==> flow/design.v <==
module JAM (
input CLK,
input RST,
output reg [2:0] W,
output reg [2:0] J,
input [6:0] Cost,
output reg [3:0] MatchCount,
output reg [9:0] MinCost,
output reg Valid );
reg [5:0]state;
reg [2:0]num[0:7];
reg [4:0]ix;
reg [9:0]tempCost;
reg [4:0]changePoint;
reg [4:0]n;
reg [4:0]max_min_pos;
reg [4:0]max_min_value;
always @(posedge CLK or posedge RST) 
begin
    if(RST)
    begin
		  W <= 0;
		  J <= 0;
		  Valid <= 0;
		  num[0] <= 0;
		  num[1] <= 1;
		  num[2] <= 2;
		  num[3] <= 3;
		  num[4] <= 4;
		  num[5] <= 5;
		  num[6] <= 6;
		  num[7] <= 7;
		  state <= 0;
		  ix <= 1;
		  tempCost <= 0;
		  MatchCount <= 0;
		  MinCost <= 1023;
		  changePoint <= 0;
		  n <= 10;
		  max_min_pos <= 0;
		  max_min_value <= 10;
    end
    else 
    begin
		case(state)
			5'd0:
			begin
				if(ix > 8)
				begin
					if(tempCost < MinCost)
					begin
						MatchCount <= 1;
						MinCost <= tempCost;
					end
					else if(tempCost == MinCost)
					begin
						MatchCount <= MatchCount + 1;
					end
					ix <= 1;
					tempCost <= 0;
					state <= 1;
				end
				else if(ix == 8)
				begin
					tempCost <= tempCost + Cost;
					ix <= ix + 1;
				end
				else
				begin
					tempCost <= tempCost + Cost;
					W <= ix;
					J <= num[ix];
					ix <= ix + 1;
				end
			end
			5'd1:
			begin
				if(num[7] > num[6])
				begin
					num[6] <= num[7];
					num[7] <= num[6];
					state <= 0;
					W <= 0;
					J <= num[0];
				end
				else if(num[6] > num[5])
				begin
					 if(num[7] > num[5] && num[7] < num[6])
					 begin
						num[7] <= num[6];
						num[5] <= num[7];
						num[6] <= num[5];
						state <= 0;
						W <= 0;
						J <= num[0];
					 end
					 else
					 begin
						num[5] <= num[6];
						num[6] <= num[7];
						num[7] <= num[5];
						state <= 0;
						W <= 0;
						J <= num[0];
					 end
				end
				else if(num[5] > num[4])
				begin
						if(num[6] < num[4] && ((num[7] < num[4]) || num[5] < num[7]) )
						begin
							num[4] <= num[5];
							num[5] <= num[7];
							num[7] <= num[4];
						end
						else if(num[6] > num[4] && num[5] > num[6] && num[7] < num[4])
						begin
							num[4] <= num[6];
							num[5] <= num[7];
							num[6] <= num[4];
							num[7] <= num[5];
						end
						else if(num[7] > num[4] && num[7] < num[6] && num[7] < num[5])
						begin
							num[4] <= num[7];
							num[5] <= num[4];
							num[7] <= num[5];
						end
						state <= 0;
						W <= 0;
						J <= num[0];
				end
				else if(num[4] > num[3])
				begin
					changePoint <= 3;
					state <= 2;
					n <= 4;
				end
				else if(num[3] > num[2])
				begin
					changePoint <= 2;
					state <= 2;
					n <= 3;
				end
				else if(num[2] > num[1])
				begin
					changePoint <= 1;
					state <= 2;
					n <= 2;
				end
				else if(num[1] > num[0])
				begin
					changePoint <= 0;
					state <= 2;
					n <= 1;
				end
				else
					state <= 4;
			end
			5'd2:
			begin
				if(n >= 8)
				begin
					num[changePoint] <= num[max_min_pos];
					num[max_min_pos] <= num[changePoint];
					state <= 3;
					max_min_value <= 10;
				end
				else
				begin
					if(num[n] > num[changePoint] && num[n] < max_min_value)
					begin
						max_min_pos <= n;
						max_min_value <= num[n];
					end
					n <= n + 1;
				end
			end
			5'd3:
			begin
				if(changePoint == 4)
				begin
					num[5] <= num[7];
					num[7] <= num[5];
				end
				else if(changePoint == 3)
				begin
					num[4] <= num[7];
					num[5] <= num[6];
					num[6] <= num[5];
					num[7] <= num[4];
				end
				else if(changePoint == 2)
				begin
					num[3] <= num[7];
					num[4] <= num[6];
					num[6] <= num[4];
					num[7] <= num[3];
				end
				else if(changePoint == 1)
				begin
					num[2] <= num[7];
					num[3] <= num[6];
					num[4] <= num[5];
					num[5] <= num[4];
					num[6] <= num[3];
					num[7] <= num[2];
				end
				else if(changePoint == 0)
				begin
					num[1] <= num[7];
					num[2] <= num[6];
					num[3] <= num[5];
					num[5] <= num[3];
					num[6] <= num[2];
					num[7] <= num[1];
				end
					state <= 0;
					W <= 0;
					J <= num[0];
			end
			5'd4:
			begin
				Valid <= 1;
			end
		endcase
    end
end
endmodule
## Step by step through the tools: JAM

What the tools print for JAM, step after step.
Lines are those of the file above, counted from 1.
The mark - stands for no value.

| design | value |
|---|---|
| top module | JAM |
| clock input | CLK |
| cell library | sky130hd |
| timing corner | tt_025C_1v80 |

## Word-level counts

Source: Yosys, flattened and elaborated. Widths are those after wreduce. Registers that Yosys merges into a memory's read port (data or address) are not register bits. Print and check cells do not count. Equal cells are merged and count once.

| bit counts | value |
|---|---|
| register bits after elaboration | 84 |
| output and inout port bits | 21 |
| word-level cells | 301 |
| bits of input ports | 9 |

| cells by class | value |
|---|---|
| muxes and demuxes | 139 |
| reduce/logical cells | 39 |
| $add $sub $neg | 4 |
| magnitude comparators | 21 |
| eq/ne operators | 74 |
| bitwise logic cells | 4 |

Operators with widths:

| cell | count |
|---|---|
| two-way mux 3 bit | 104 |
| parallel mux 3 bit (select 8 bit) | 4 |
| two-way mux 5 bit | 15 |
| parallel mux 3 bit (select 3 bit) | 6 |
| equality test 3 bit with constant B | 16 |
| greater-than comparator 3 bit | 12 |
| inequality test 2 bit with constant B | 14 |
| inequality test 4 bit with constant B | 7 |
| inequality test 3 bit with constant B | 9 |
| equality test 3 x 2 -> 1 bit with constant B | 8 |
| AND reduction 8 bit | 3 |
| parallel mux 6 bit (select 4 bit) | 1 |
| inequality test 5 bit with constant B | 4 |
| AND reduction 6 bit | 3 |
| parallel mux 3 bit (select 2 bit) | 3 |
| < comparator 3 bit | 5 |
| AND reduction 3 bit | 5 |
| equality test 3 x 1 -> 1 bit with constant B | 4 |
| logical NOT 3 bit | 4 |
| equality test 6 x 2 -> 1 bit with constant B | 2 |
| inequality test 6 bit with constant B | 2 |
| two-way mux 6 bit | 2 |
| < comparator 10 bit | 1 |
| equality test 10 bit | 1 |
| adder 10 x 7 -> 10 bit | 1 |
| nonzero test 2 bit | 5 |
| adder 5 x 1 -> 5 bit with constant B | 2 |
| equality test 5 x 2 -> 1 bit with constant B | 2 |

Not listed: further kinds 24, cells in them 36.

## Depth

Depth = most cells in a row (Yosys ltp): at word level without a register or memory, in the mapped netlist without a sequential cell, where the memories' decode and read muxes count.

| depth | value |
|---|---|
| depth in word-level cells | 10 |
| ABC_AREA | 0 |
| gate-level depth with buffers | 16 |
| depth with buffers taken out | 15 |

## After synthesis

Source: synth_stat.txt of the flow (Yosys; design flattened, memories mapped). It holds for the ABC_AREA given above (unset counts as 0); a run with the other value may have another netlist.
Totals and module areas in this step are rounded.

Cells by type:

| type | count | total area (sq um) |
|---|---|---|
| sky130_fd_sc_hd__dfrtp_1 | 51 | 1.28E+03 |
| sky130_fd_sc_hd__ha_1 | 68 | 850.816 |
| sky130_fd_sc_hd__dfstp_2 | 28 | 735.706 |
| sky130_fd_sc_hd__o21ai_0 | 85 | 425.408 |
| sky130_fd_sc_hd__mux2i_1 | 39 | 390.374 |
| sky130_fd_sc_hd__nand2_1 | 93 | 349.085 |
| sky130_fd_sc_hd__a21oi_1 | 51 | 255.245 |
| sky130_fd_sc_hd__inv_1 | 60 | 225.216 |
| sky130_fd_sc_hd__nor2_1 | 53 | 198.941 |
| sky130_fd_sc_hd__mux2_2 | 16 | 180.173 |
| sky130_fd_sc_hd__clkbuf_1 | 34 | 127.622 |
| sky130_fd_sc_hd__a31oi_1 | 17 | 106.352 |
| sky130_fd_sc_hd__nand3_1 | 20 | 100.096 |
| sky130_fd_sc_hd__a21o_1 | 12 | 90.086 |
| sky130_fd_sc_hd__a222oi_1 | 9 | 90.086 |
| sky130_fd_sc_hd__nor2b_1 | 13 | 81.328 |
| sky130_fd_sc_hd__a221oi_1 | 7 | 61.309 |
| sky130_fd_sc_hd__nor3_1 | 12 | 60.058 |

Not listed: further types 59, cells in them 171.

| synthesis totals | value |
|---|---|
| mapped area | 0.00694 sq mm |
| mapped flip-flops | 79 |
| mapped cells | 839 |

## Worst setup path after synthesis

OpenSTA on the mapped netlist: ideal clock, no wires. The path of least setup slack (recovery checks aside). Input and output delay are each 20% of the period. Register names are those of the netlist, which keeps one name where synthesis merged equal registers.

| timing post-synthesis | value |
|---|---|
| path kind | flip-flop to flip-flop |
| from | reg n[1] |
| to | reg max_min_pos[0] |
| path slack | 4.726 ns |
| buffers on the path | 1 |
| launch time at the first pin | 0.000 ns |
| clock period | 8.0 ns |
| stages | 15 |
| arrival | 3.147 ns |
| library setup time | 0.128 ns |
| path delay | 3.275 ns |
| synthesis period reached | 3.274 ns |

"path delay" is the arrival time less input delay plus setup time.
"stages": output pins that drive a net of the path, with the launching flip-flop's if there is one; two outputs of one cell count as two.
"synthesis period reached" = period - worst setup slack (recovery checks aside). The figure is calculated, with input and output delays left at 20% of the set period.
The rows between start and end are the longest chain of elaborated cells between them; the timing report does not say that the signal goes this way. Where chains are equally long, one stands for them.
A line is the first line of the expression or statement that the cell stems from. Yosys adds cells for indexed reads and writes and turns some case tables into memories.
A register here has more assigning lines than the two given.

| between the ends, post-synthesis | value |
|---|---|
| cell sequence | sky130_fd_sc_hd__dfstp_2 sky130_fd_sc_hd__inv_1 sky130_fd_sc_hd__ha_1 sky130_fd_sc_hd__or2_0 sky130_fd_sc_hd__buf_2 sky130_fd_sc_hd__a31oi_1 sky130_fd_sc_hd__nor2_1 sky130_fd_sc_hd__a31oi_1 sky130_fd_sc_hd__ha_1 sky130_fd_sc_hd__and2_1 sky130_fd_sc_hd__a211oi_2 sky130_fd_sc_hd__o21ai_1 sky130_fd_sc_hd__o31a_2 sky130_fd_sc_hd__a2111oi_4 sky130_fd_sc_hd__mux2_1 |
| length of the longest elaborated chain | 7 |

RTL lines, path post-synthesis:

| what | RTL line | source |
|---|---|---|
| start, declared | 15 | `reg [4:0]n;` |
| start, assigned | 39 | `n <= 10;` |
| start, assigned | 175 | `n <= n + 1;` |
| equality test 3 bit | 170 | `if(num[n] > num[changePoint] && num[n] < max_min_value)` |
| parallel mux 3 bit (select 8 bit) | 170 |  |
| two-way mux 3 bit | 161 | `if(n >= 8)` |
| two-way mux 3 bit | 45 | `case(state)` |
| greater-than comparator 3 bit | 170 |  |
| logical AND 1 bit | 170 |  |
| AND reduction 3 bit | - |  |
| end, assigned | 40 | `max_min_pos <= 0;` |
| end, assigned | 172 | `max_min_pos <= n;` |

## Worst path after layout

From the final timing report of run A: the path of least setup slack in the routed layout; clock arrival at registers is part of the times.

| timing post-layout | value |
|---|---|
| path kind | flip-flop to flip-flop |
| from | reg num[6][1] |
| to | reg num[7][0] |
| arrival | 4.85 ns |
| library setup time | 0.13 ns |
| clock period | 8.0 ns |
| launch time at the first pin | 0.36 ns |
| buffers on the path | 1 |
| path slack | 3.40 ns |
| stages | 10 |

The rows between start and end are the longest chain of elaborated cells between them; the timing report does not say that the signal goes this way. Where chains are equally long, one stands for them.
A register here has more assigning lines than the two given.

| between the ends, post-layout | value |
|---|---|
| cell sequence | sky130_fd_sc_hd__dfstp_2 sky130_fd_sc_hd__clkbuf_1 sky130_fd_sc_hd__inv_1 sky130_fd_sc_hd__ha_1 sky130_fd_sc_hd__nand3b_1 sky130_fd_sc_hd__a21boi_1 sky130_fd_sc_hd__nor2_1 sky130_fd_sc_hd__and3_1 sky130_fd_sc_hd__a311oi_1 sky130_fd_sc_hd__mux2i_1 |
| length of the longest elaborated chain | 10 |

RTL lines, path post-layout:

| what | RTL line | source |
|---|---|---|
| start, declared | 11 | `reg [2:0]num[0:7];` |
| start, assigned | 80 | `num[6] <= num[7];` |
| start, assigned | 92 | `num[6] <= num[5];` |
| < comparator 3 bit | 122 | `else if(num[7] > num[4] && num[7] < num[6] && num[7] < num[5])` |
| logical AND 1 bit x2 | 122 |  |
| two-way mux 3 bit | 122 |  |
| two-way mux 3 bit | 115 | `else if(num[6] > num[4] && num[5] > num[6] && num[7] < num[4])` |
| two-way mux 3 bit | 109 | `if(num[6] < num[4] && ((num[7] < num[4]) \|\| num[5] < num[7]) )` |
| two-way mux 3 bit | 107 | `else if(num[5] > num[4])` |
| two-way mux 3 bit | 86 | `else if(num[6] > num[5])` |
| two-way mux 3 bit | 78 | `if(num[7] > num[6])` |
| parallel mux 3 bit (select 3 bit) | 45 | `case(state)` |
| end, assigned | 81 | `num[7] <= num[6];` |
| end, assigned | 90 | `num[7] <= num[6];` |
| end, declared | 11 |  |

Hand-over note for JAM

Measured data: module JAM, platform sky130hd, 4 stored runs of the flow under differing settings, order arbitrary. Input and output delays are each 20% of the period that was set; the output load is 0.01 pF.
By "clock period achieved" is meant the clock period of the run minus its worst setup slack. This is arithmetic on one report: input and output delays are still those of the set period (20% each).
"worst path time" is the time allowed to the run's worst setup path (the clock period less input and output delay, where it has them) less its slack. Clock arrival times count: a late capture clock shortens it, a late launch clock lengthens it.
"power consumption" is the tool's figure for a default switching activity; nothing was simulated.
Values from the reports are rounded here.
A setting shown as . is not set for that run.
A result given as . is not shown for that run.

| run | CELL_PAD_IN_SITES_DETAIL_PLACEMENT | CORE_UTILIZATION | GPL_ROUTABILITY_DRIVEN | GPL_TIMING_DRIVEN | period_ns | CAP_MARGIN | CORE_MARGIN | SLEW_MARGIN | CELL_PAD_IN_SITES_GLOBAL_PLACEMENT | MIN_ROUTING_LAYER | PLACE_DENSITY_LB_ADDON | SETUP_SLACK_MARGIN | ABC_AREA | CTS_CLUSTER_SIZE | standard-cell area after routing (sq mm) | worst path time (ns) | worst path kind | die outline area (sq mm) | chip area after synthesis (Yosys) (sq mm) | worst setup slack after layout (ns) | clock period achieved (ns) | power consumption (W) |
|---|---|---|---|---|---|---|---|---|---|---|---|---|---|---|---|---|---|---|---|---|---|---|
| run A | 2 | 40 | 0 | 0 | 8.0 | 20 | 2 | 20 | . | . | . | . | . | . | 0.00786 | 4.60 | flip-flop to flip-flop | 0.0184 | 0.00694 | 3.40 | 4.604 | 0.000858 |
| run B | 2 | 40 | . | . | 3.16 | 0 | 2 | 0 | 1 | met2 | 0.09 | -0.17 | . | . | 0.00847 | 3.37 | flip-flop to flip-flop | 0.0184 | 0.00694 | -0.205 | 3.365 | 0.0024 |
| run C | . | 57 | 0 | 0 | 3.14 | 20 | 2 | 20 | 2 | . | 0.16 | 0.02 | 0 | . | . | . | . | . | . | . | . | . |
| run D | 2 | 40 | 0 | 0 | 8.0 | 25 | 2 | 20 | . | . | . | . | 1 | 67 | 0.00826 | 4.22 | flip-flop to flip-flop | 0.0194 | 0.00732 | 3.78 | 4.221 | 0.000919 |

Run C: stopped before the end: placement reported FLW-0024

End of note.
